==> flow/design.v <==
module booth_sel(
  input [2:0] src,
  output [3:0] sel
);
wire y_add,y,y_sub;
wire sel_negative,sel_double_negative,sel_positive,sel_double_positive;
assign {y_add,y,y_sub} = src;
assign sel_negative =  y_add & (y & ~y_sub | ~y & y_sub);
assign sel_positive = ~y_add & (y & ~y_sub | ~y & y_sub);
assign sel_double_negative =  y_add & ~y & ~y_sub;
assign sel_double_positive = ~y_add &  y &  y_sub;
assign sel={sel_negative,sel_positive,sel_double_negative,sel_double_positive};
endmodule
module booth_result_sel(
  input [3:0] sel,
  input [1:0] src,
  output      p 
);
wire x,x_sub;
wire sel_negative,sel_double_negative,sel_positive,sel_double_positive;
assign {sel_negative,sel_positive,sel_double_negative,sel_double_positive}=sel;
assign {x,x_sub} =src;
assign p = ~(~(sel_negative & ~x) & ~(sel_double_negative & ~x_sub) 
           & ~(sel_positive & x ) & ~(sel_double_positive &  x_sub));
endmodule
module booth_partial
#(
    parameter WIDTH = 34
)
(
  input [2*WIDTH-1:0]  x_src,
  input [2:0] y_src,
  output [2*WIDTH-1:0]   p_result,
  output                cout 
);
wire y_add,y,y_sub;
assign {y_add,y,y_sub} = y_src;
wire [3:0] sel;
wire sel_negative,sel_double_negative,sel_positive,sel_double_positive;
assign {sel_negative,sel_positive,sel_double_negative,sel_double_positive}=sel;
assign cout=sel_negative || sel_double_negative;
booth_sel booth_sel(
    .src    (y_src),
    .sel    (sel)
);
booth_result_sel partial0(.sel (sel), .src ({x_src[0],1'b0}), .p (p_result[0]));
genvar x;
generate for ( x =1;x<WIDTH*2;x=x+1) begin : gen_partial
    booth_result_sel partial(.sel (sel), .src (x_src[x:x-1]), .p (p_result[x]));
end endgenerate
endmodule
module switch_17x68bits(
   input [1155:0] part_group,
      output [1155:0] sw_group
);
wire [67:0] po16,po15,po14,po13,po12,po11,po10,po09,po08,po07,po06,po05,po04,po03,po02,po01,po00;
assign {po16,po15,po14,po13,po12,po11,po10,po09,po08,po07,po06,po05,po04,po03,po02,po01,po00} = part_group;
genvar x;
generate for ( x =0;x<68;x=x+1) begin : gen_switch
    assign sw_group[(x+1)*17-1:x*17] = {po16[x],po15[x],po14[x],po13[x],po12[x],po11[x],po10[x],po09[x],
                                     po08[x],po07[x],po06[x],po05[x],po04[x],po03[x],po02[x],po01[x],po00[x]};
end endgenerate
endmodule
module walloc_17bits(
    input [16:0] src_in,
    input [13:0]  cin,
    output [13:0] cout_group,
    output      cout,s
);
wire [13:0] c;
wire [4:0] first_s;
csa csa0 (.in (src_in[16:14]), .cout (c[4]), .s (first_s[4]) );
csa csa1 (.in (src_in[13:11]), .cout (c[3]), .s (first_s[3]) );
csa csa2 (.in (src_in[10:08]), .cout (c[2]), .s (first_s[2]) );
csa csa3 (.in (src_in[07:05]), .cout (c[1]), .s (first_s[1]) );
csa csa4 (.in (src_in[04:02]), .cout (c[0]), .s (first_s[0]) );
wire [3:0] secnod_s;
csa csa5 (.in ({first_s[4:2]}             ), .cout (c[8]), .s (secnod_s[3]));
csa csa6 (.in ({first_s[1:0],src_in[1]}   ), .cout (c[7]), .s (secnod_s[2]));
csa csa7 (.in ({src_in[0],cin[4:3]}       ), .cout (c[6]), .s (secnod_s[1]));
csa csa8 (.in ({cin[2:0]}                 ), .cout (c[5]), .s (secnod_s[0]));
wire [1:0] thrid_s;
csa csa9 (.in (secnod_s[3:1]          ), .cout (c[10]), .s (thrid_s[1]));
csa csaA (.in ({secnod_s[0],cin[6:5]} ), .cout (c[09]), .s (thrid_s[0]));
wire [1:0] fourth_s;
csa csaB (.in ({thrid_s[1:0],cin[10]} ),  .cout (c[12]), .s (fourth_s[1]));
csa csaC (.in ({cin[9:7]             }),  .cout (c[11]), .s (fourth_s[0]));
wire fifth_s;
csa csaD (.in ({fourth_s[1:0],cin[11]}),  .cout (c[13]), .s (fifth_s));
csa csaE (.in ({fifth_s,cin[13:12]}   ),  .cout (cout),  .s  (s));
assign cout_group = c;
endmodule
module csa(
  input [2:0] in,
  output cout,s
);
wire a,b,cin;
assign a=in[2];
assign b=in[1];
assign cin=in[0];
assign s = a ^ b ^ cin;
assign cout = a & b | b & cin | a & cin;
endmodule
module booth_walloc# (parameter COMPUTER_WIDTH=32,parameter WIDTH =COMPUTER_WIDTH+2)
(
  input               clk           ,
  input               reset         ,
  input  [COMPUTER_WIDTH:0] src1,
  input  [COMPUTER_WIDTH:0] src2,
  input         in_valid,
  output reg    in_ready,
  output reg    out_valid,
  output [COMPUTER_WIDTH*2-1:0] result
);
reg [WIDTH-1:0] multiplier;
reg [WIDTH*2-1:0] multiplicand;
reg first_doing;
wire ready_to_doing;
assign ready_to_doing = in_ready && in_valid;
always@(posedge clk ) begin
      if (reset ) begin
        in_ready <=1'b0;
      end
      else begin
        in_ready<=1'b1;
      end
      if (ready_to_doing) begin
        first_doing<=1'b1;
      end
      else begin
        first_doing <= 1'b0;
      end
      out_valid <= first_doing;
end
always @(posedge clk ) begin
  if (ready_to_doing) begin
    multiplicand <= {{WIDTH{src1[COMPUTER_WIDTH]}},src1};
    multiplier <= {src2[COMPUTER_WIDTH],src2};
  end
end
wire [1155:0] part_group;
wire [16:0]   part_cout;
booth_partial part0 (.x_src (multiplicand), .y_src({multiplier[1:0],1'b0}), 
                        .p_result (part_group[67:0]), .cout(part_cout[0]));
genvar x;
generate for ( x =1;x<17;x=x+1) begin : gen_walloc_partial
booth_partial part (
                    .x_src ({multiplicand[2*WIDTH-1-2*x:0],
                    {2*x{1'b0}}}), 
                    .y_src({multiplier[(x+1)*2-1:x*2-1]}), 
                    .p_result (part_group[(x+1)*68-1:x*68]), .cout(part_cout[x]));
end endgenerate
wire [1155:0] swo_group; 
switch_17x68bits switch (.part_group (part_group), .sw_group (swo_group));
wire [937:0] wt_cout; 
wire [66:0]  wt_c;
wire [67:0]  wt_s;
walloc_17bits walloc00 (.src_in (swo_group[16:0]), .cin({part_cout[13:0]}), 
                    .cout_group (wt_cout[13:0]),  .cout(wt_c[0]), .s (wt_s[0]));
genvar y;
generate for ( y =1;y<67;y=y+1) begin : gen_walloc
walloc_17bits walloc  (.src_in (swo_group[(y+1)*17-1:y*17]), .cin({wt_cout[y*14-1:(y-1)*14]}), 
                    .cout_group (wt_cout[(y+1)*14-1:y*14]),  .cout(wt_c[y]), .s (wt_s[y]));
end endgenerate
walloc_17bits walloc67(.src_in (swo_group[1155:1139]), .cin({wt_cout[937:924]}), 
                    .cout_group (),  .cout(), .s (wt_s[67]));
reg [67:0] wt_s_buf,wt_c_buf;
reg  part_next_highest_bit;
always@(posedge clk ) begin
  if (first_doing) begin
    wt_c_buf <= {wt_c,part_cout[14]};
    wt_s_buf <= {wt_s};
    part_next_highest_bit <= part_cout[15];
  end
end
wire [WIDTH*2-1:0] adder_a;
wire [WIDTH*2-1:0] adder_b;
wire              adder_cin;
wire [WIDTH*2-1:0] adder_result;
wire        adder_cout;
assign adder_a   = wt_c_buf;
assign adder_b   = wt_s_buf;
assign adder_cin = part_next_highest_bit;
assign {adder_cout, adder_result} = adder_a + adder_b + {{WIDTH*2-2{1'b0}},adder_cin};
assign result = adder_result[COMPUTER_WIDTH*2-1:0];
endmodule
# From RTL to reports: booth_walloc
# What the tools print for booth_walloc, step after step.
# Line numbers count from 1 in the design file above.
# Operators: Yosys type, input widths -> output width; for muxes data width and select width s.
# Library cell names are shortened.
# The mark n/a stands for no value.
dict set report setup {
  top_module {booth_walloc}
  clk_port {clk}
  lib {sky130hd}
  corner {tt_025C_1v80}
}

# After elaboration
# Yosys after proc, flatten, opt, wreduce and memory -nomap, before mapping. Enables and synchronous resets that opt folds into registers are not counted as muxes. Memory bits, and registers merged into a memory's read port (data or address), are not among the register bits. Print and check cells are not counted.
dict set report word_totals {
  reg_bits 198
  out_inout_bits 66
  word_cells 15770
  inputBits 69
}
dict set report op_classes {
  logic 15741
  muxes 2
  n_addsub 2
  n_reduce_logical 17
}
# cell n
set op_table {}
lappend op_table {{$and 1x1->1} 8186}
lappend op_table {{$not 1->1} 4130}
lappend op_table {{$or 1x1->1} 1718}
lappend op_table {{$xor 1x1->1} 1707}
lappend op_table {{$add 64x1->64} 1}
lappend op_table {{$add 64x64->64} 1}
lappend op_table {{$logic_or 1x1->1} 16}
lappend op_table {{$mux 1} 2}
lappend op_table {{$logic_and 1x1->1} 1}

# Longest topological paths
# Yosys ltp: most cells in a row. Word level: on the elaborated netlist, between registers, memories and ports. Mapped: between sequential cells and ports; inverters and the memories' decode and read muxes count.
dict set report depth {
  depth_word 28
  ABC_AREA 0
  mapped_depth 21
  ltp_nobuf 20
}

# After synthesis
# Yosys stat after the flow's synthesis: flattened, memories mapped to cells. It holds for the ABC_AREA given above (unset counts as 0); a run with the other value may have another netlist.
dict set report synth_totals {
  ff_cells 198
  mapped_cells 4600
  seqArea_um2 5915.7
  yosys_area_um2 42208.0
  n_buf 452
}
# cell_type n type_area_um2
set types {}
lappend types {fa_1 768 1.54E+04}
lappend types {edfxtp_1 195 5.86E+03}
lappend types {xor2_1 298 2.61E+03}
lappend types {xnor2_1 293 2.57E+03}
lappend types {inv_1 657 2.47E+03}
lappend types {nor2_1 522 1.96E+03}
lappend types {a22oi_1 246 1.85E+03}
lappend types {a211oi_1 210 1.58E+03}
lappend types {o21ai_0 293 1.47E+03}
lappend types {clkbuf_1 372 1.4E+03}
lappend types {ha_1 76 950.912}
lappend types {nand2_1 142 533.011}
lappend types {a21oi_1 91 455.437}
lappend types {mux2i_1 33 330.317}
lappend types {a221oi_1 35 306.544}
lappend types {buf_1 68 255.245}
lappend types {a21o_1 32 240.23}
lappend types {o221ai_1 22 192.685}
# Other cell types: 51; their cells: 247.
# The figures by module come from a second, unflattened synthesis with its own total; it is not the netlist above.
dict set report unflattened {
  cells_unflattened 6548
  hier_area_um2 66560.1
}
# Each row is one instance without its submodules.
# module n_inst cells area_um2 mod_seq_area_um2
set by_module {}
lappend by_module {booth_result_sel 1156 3 23.8 0.0}
lappend by_module {csa 960 1 20.0 0.0}
lappend by_module {booth_walloc 1 760 9863.2 5915.7}
lappend by_module {switch_17x68bits 1 1156 8678.3 0.0}
lappend by_module {booth_sel 17 10 67.6 0.0}
lappend by_module {booth_partial 17 2 10.0 0.0}
lappend by_module {walloc_17bits 64 0 0.0 0.0}

# Worst setup path after synthesis
# Source: OpenSTA report_checks on the synthesized netlist (no wires, ideal clock, input and output delay 20% of the period each), path of least setup slack; recovery checks are left aside. Register names are those of the netlist, which keeps one name where synthesis merged equal registers.
dict set report synth_timing {
  kind {reg2reg}
  from {reg multiplier[0]}
  to {reg (name not given)}
  slack_ns -0.212
  period_ns 7.5
  n_path_buf 2
  required_ns 7.221
  t_first_pin_ns 0.000
  setup_ns 0.279
  arrival_time_ns 7.433
  driving_pins 18
  path_delay_ns 7.712
  synth_period_reached_ns 7.712
}
# "path_delay_ns" = arrival - input delay + setup time.
# "driving_pins" counts driving pins, that of a launching flip-flop among them; a cell with two outputs on the path counts twice.
# "synth_period_reached_ns" is the clock period less the worst setup slack; recovery checks do not enter. This is arithmetic on one report: input and output delays are still those of the set period (20% each).
# The rows between start and end are the longest chain of elaborated cells between them; the timing report does not say that the signal goes this way. Where chains are equally long, one stands for them.
# Each line given opens the expression or statement behind the cell; cells for indexed reads and writes are added by Yosys, which also makes memories of some case tables.
dict set report synth_between {
  path_cell_list {edfxtp_1 clkbuf_1 nor2b_1 clkbuf_1 mux2i_1 fa_1 fa_1 inv_1 fa_1 inv_1 fa_1 xor2_1 xnor2_1 xnor2_1 xnor2_1 xnor2_1 xnor2_1 xnor2_1}
  elab_chain_len 21
  cone_cells 127
  cone_classes {logic (127)}
}
# element line_no
set synth_rtl {}
lappend synth_rtl {{start, declared} 115} ;# reg [WIDTH-1:0] multiplier;
lappend synth_rtl {{start, assigned} 138} ;# multiplier <= {src2[COMPUTER_WIDTH],src2};
lappend synth_rtl {{$not 1->1} 10} ;# assign sel_double_negative =  y_add & ~y & ~y_sub;
lappend synth_rtl {{$and 1x1->1} 10}
lappend synth_rtl {{$and 1x1->1} 23} ;# assign p = ~(~(sel_negative & ~x) & ~(sel_double_negative & ~x_sub)
lappend synth_rtl {{$not 1->1} 23}
lappend synth_rtl {{$and 1x1->1 (2 in a row)} 23}
lappend synth_rtl {{$not 1->1} 23}
lappend synth_rtl {{$and 1x1->1} 102} ;# assign cout = a & b | b & cin | a & cin;
lappend synth_rtl {{$or 1x1->1 (2 in a row)} 102}
lappend synth_rtl {{$and 1x1->1} 102}
lappend synth_rtl {{$or 1x1->1 (2 in a row)} 102}
lappend synth_rtl {{$and 1x1->1} 102}
lappend synth_rtl {{$or 1x1->1 (2 in a row)} 102}
lappend synth_rtl {{$and 1x1->1} 102}
lappend synth_rtl {{$or 1x1->1 (2 in a row)} 102}
lappend synth_rtl {{$xor 1x1->1 (2 in a row)} 101} ;# assign s = a ^ b ^ cin;

# Path in the finished layout
# Path of least setup slack in the final report of run 1 (OpenROAD, finished layout, wires in). Where an end is a register, its clock arrival counts in the times.
dict set report layout_timing {
  kind {reg2out}
  from {reg (name not given)}
  to {out result[55]}
  required_ns 6.00
  driving_pins 13
  out_delay_ns 1.50
  arrival_time_ns 6.21
  slack_ns -0.21
  t_first_pin_ns 0.59
  period_ns 7.5
  n_path_buf 1
}
# The rows between start and end are the longest chain of elaborated cells between them; the timing report does not say that the signal goes this way. Where chains are equally long, one stands for them.
dict set report layout_between {
  path_cell_list {edfxtp_1 inv_1 fa_1 nand2b_1 a21oi_1 o2111ai_1 o21ai_2 a311oi_1 o21ai_1 nand4_1 nand3_1 nor4b_1 clkdlybuf4s50_1}
  elab_chain_len 2
  cone_cells 2
  lines_between 1
  cone_classes {add/sub (2)}
}
# element line_no
set layout_rtl {}
lappend layout_rtl {{$add 64x64->64} 184} ;# assign {adder_cout, adder_result} = adder_a + adder_b + {{WIDTH*2-2{1'b0}},adder_cin};
lappend layout_rtl {{$add 64x1->64} 184}
lappend layout_rtl {{end, declared} 113} ;# output [COMPUTER_WIDTH*2-1:0] result

Design booth_walloc on sky130hd. What follows are 4 stored runs of the flow, each under its own settings; their order means nothing. The constraints put input and output delay at 20% of the set period each and load the outputs with 0.01 pF.
"clock_period_reached_ns" is the run's clock period less its worst setup slack. It is reckoned from that one timing run; input and output delays stay at 20% of the period that was set.
"worst_path_time_ns" = time allowed to the worst setup path (clock period - input delay - output delay, where it has them) - its slack; a late launch clock adds to it, a late capture clock takes from it.
"power_uw" rests on the timing tool's default activity at the inputs, not on a simulated workload.

[flow] run 1: files
==> flow/run.sh <==
#!/bin/bash
# the make line also repeats the synthesis and layout settings of config.mk as NAME=value (left out here)
make -C /OpenROAD-flow-scripts/flow DESIGN_CONFIG=/design/flow/config.mk WORK_HOME=/design/flow/orfs CLKGATE_MAP_FILE= finish
==> flow/config.mk <==
export PLATFORM = sky130hd
export DESIGN_NAME = booth_walloc
export DESIGN_NICKNAME = booth_walloc
export VERILOG_FILES = /design/flow/design.v
export SDC_FILE = /design/flow/constraint.sdc
export NUM_CORES = 4
export LEC_CHECK = 0
export CAP_MARGIN = 20
export CELL_PAD_IN_SITES_DETAIL_PLACEMENT = 2
export CORE_MARGIN = 5
export CORE_UTILIZATION = 47
export GPL_ROUTABILITY_DRIVEN = 0
export HOLD_SLACK_MARGIN = 0.06
export MAX_ROUTING_LAYER = met4
export SLEW_MARGIN = 20
==> flow/constraint.sdc <==
create_clock -name core_clock -period 7.5 [get_ports {clk}]
set_input_delay 1.5000 -clock core_clock [delete_from_list [all_inputs] [get_ports {clk}]]
set_output_delay 1.5000 -clock core_clock [all_outputs]
set_load 0.01 [all_outputs]

[flow] run 1: metrics
[metrics] final_die_area_um2 = 95898.6
[metrics] ws_setup_ns = -0.208
[metrics] synth_area_um2 = 42208.0
[metrics] worst_path_time_ns = 6.21
[metrics] critical_path_type = reg2out
[metrics] finish.utilization_pct = 50.7
[metrics] finish.stdcell_area_um2 = 45397.3
[metrics] tns_setup_ns = -0.208
[metrics] power_uw = 27345
[metrics] hold_worst_slack_ns = 0.669
[metrics] clock_period_reached_ns = 7.708

[flow] run 2: files
==> flow/run.sh <==
#!/bin/bash
# the make line also repeats the synthesis and layout settings of config.mk as NAME=value (left out here)
make -C /OpenROAD-flow-scripts/flow DESIGN_CONFIG=/design/flow/config.mk WORK_HOME=/design/flow/orfs CLKGATE_MAP_FILE= finish
==> flow/config.mk <==
export PLATFORM = sky130hd
export DESIGN_NAME = booth_walloc
export DESIGN_NICKNAME = booth_walloc
export VERILOG_FILES = /design/flow/design.v
export SDC_FILE = /design/flow/constraint.sdc
export NUM_CORES = 4
export LEC_CHECK = 0
export CAP_MARGIN = 20
export CORE_MARGIN = 2
export CORE_UTILIZATION = 40
export SLEW_MARGIN = 20
==> flow/constraint.sdc <==
create_clock -name core_clock -period 3.97 [get_ports {clk}]
set_input_delay 0.7940 -clock core_clock [delete_from_list [all_inputs] [get_ports {clk}]]
set_output_delay 0.7940 -clock core_clock [all_outputs]
set_load 0.01 [all_outputs]

[flow] run 2: metrics
[metrics] power_uw = 44498
[metrics] hold_worst_slack_ns = 0.660
[metrics] clock_period_reached_ns = 4.984
[metrics] finish.stdcell_area_um2 = 56232.7
[metrics] worst_path_time_ns = 4.98
[metrics] critical_path_type = reg2reg
[metrics] final_die_area_um2 = 108136.0
[metrics] ws_setup_ns = -1.014
[metrics] synth_area_um2 = 42208.0
[metrics] tns_setup_ns = -129.444
[metrics] finish.utilization_pct = 53.6

[flow] run 3: files
==> flow/run.sh <==
#!/bin/bash
# the make line also repeats the synthesis and layout settings of config.mk as NAME=value (left out here)
make -C /OpenROAD-flow-scripts/flow DESIGN_CONFIG=/design/flow/config.mk WORK_HOME=/design/flow/orfs CLKGATE_MAP_FILE= finish
==> flow/config.mk <==
export PLATFORM = sky130hd
export DESIGN_NAME = booth_walloc
export DESIGN_NICKNAME = booth_walloc
export VERILOG_FILES = /design/flow/design.v
export SDC_FILE = /design/flow/constraint.sdc
export NUM_CORES = 4
export LEC_CHECK = 0
export ABC_AREA = 1
export CAP_MARGIN = 20
export CORE_ASPECT_RATIO = 1.64
export CORE_MARGIN = 2
export CORE_UTILIZATION = 19
export CTS_CLUSTER_DIAMETER = 189
export CTS_CLUSTER_SIZE = 41
export GPL_ROUTABILITY_DRIVEN = 0
export MAX_ROUTING_LAYER = met5
export MIN_ROUTING_LAYER = met1
export PLACE_DENSITY_LB_ADDON = 0.28
export SLEW_MARGIN = 20
==> flow/constraint.sdc <==
create_clock -name core_clock -period 4.65 [get_ports {clk}]
set_input_delay 0.9300 -clock core_clock [delete_from_list [all_inputs] [get_ports {clk}]]
set_output_delay 0.9300 -clock core_clock [all_outputs]
set_load 0.01 [all_outputs]

[flow] run 3: metrics
[metrics] finish.stdcell_area_um2 = 59806.1
[metrics] synth_area_um2 = 41908.9
[metrics] power_uw = 38763
[metrics] ws_setup_ns = -0.436
[metrics] finish.utilization_pct = 27.3
[metrics] tns_setup_ns = -31.790
[metrics] worst_path_time_ns = 5.09
[metrics] critical_path_type = reg2reg
[metrics] clock_period_reached_ns = 5.086
[metrics] hold_worst_slack_ns = 0.526
[metrics] final_die_area_um2 = 224460.0

[flow] run 4: files
==> flow/run.sh <==
#!/bin/bash
# the make line also repeats the synthesis and layout settings of config.mk as NAME=value (left out here)
make -C /OpenROAD-flow-scripts/flow DESIGN_CONFIG=/design/flow/config.mk WORK_HOME=/design/flow/orfs CLKGATE_MAP_FILE= finish
==> flow/config.mk <==
export PLATFORM = sky130hd
export DESIGN_NAME = booth_walloc
export DESIGN_NICKNAME = booth_walloc
export VERILOG_FILES = /design/flow/design.v
export SDC_FILE = /design/flow/constraint.sdc
export NUM_CORES = 4
export LEC_CHECK = 0
export CAP_MARGIN = 20
export CORE_MARGIN = 2
export CORE_UTILIZATION = 40
export SLEW_MARGIN = 20
==> flow/constraint.sdc <==
create_clock -name core_clock -period 7.5 [get_ports {clk}]
set_input_delay 1.5000 -clock core_clock [delete_from_list [all_inputs] [get_ports {clk}]]
set_output_delay 1.5000 -clock core_clock [all_outputs]
set_load 0.01 [all_outputs]

[flow] run 4: metrics
[metrics] finish.utilization_pct = 43.2
[metrics] clock_period_reached_ns = 6.775
[metrics] worst_path_time_ns = 5.28
[metrics] critical_path_type = reg2out
[metrics] finish.stdcell_area_um2 = 45397.3
[metrics] synth_area_um2 = 42208.0
[metrics] power_uw = 21216
[metrics] tns_setup_ns = 0.000
[metrics] hold_worst_slack_ns = 0.738
[metrics] ws_setup_ns = 0.725
[metrics] final_die_area_um2 = 108136.0
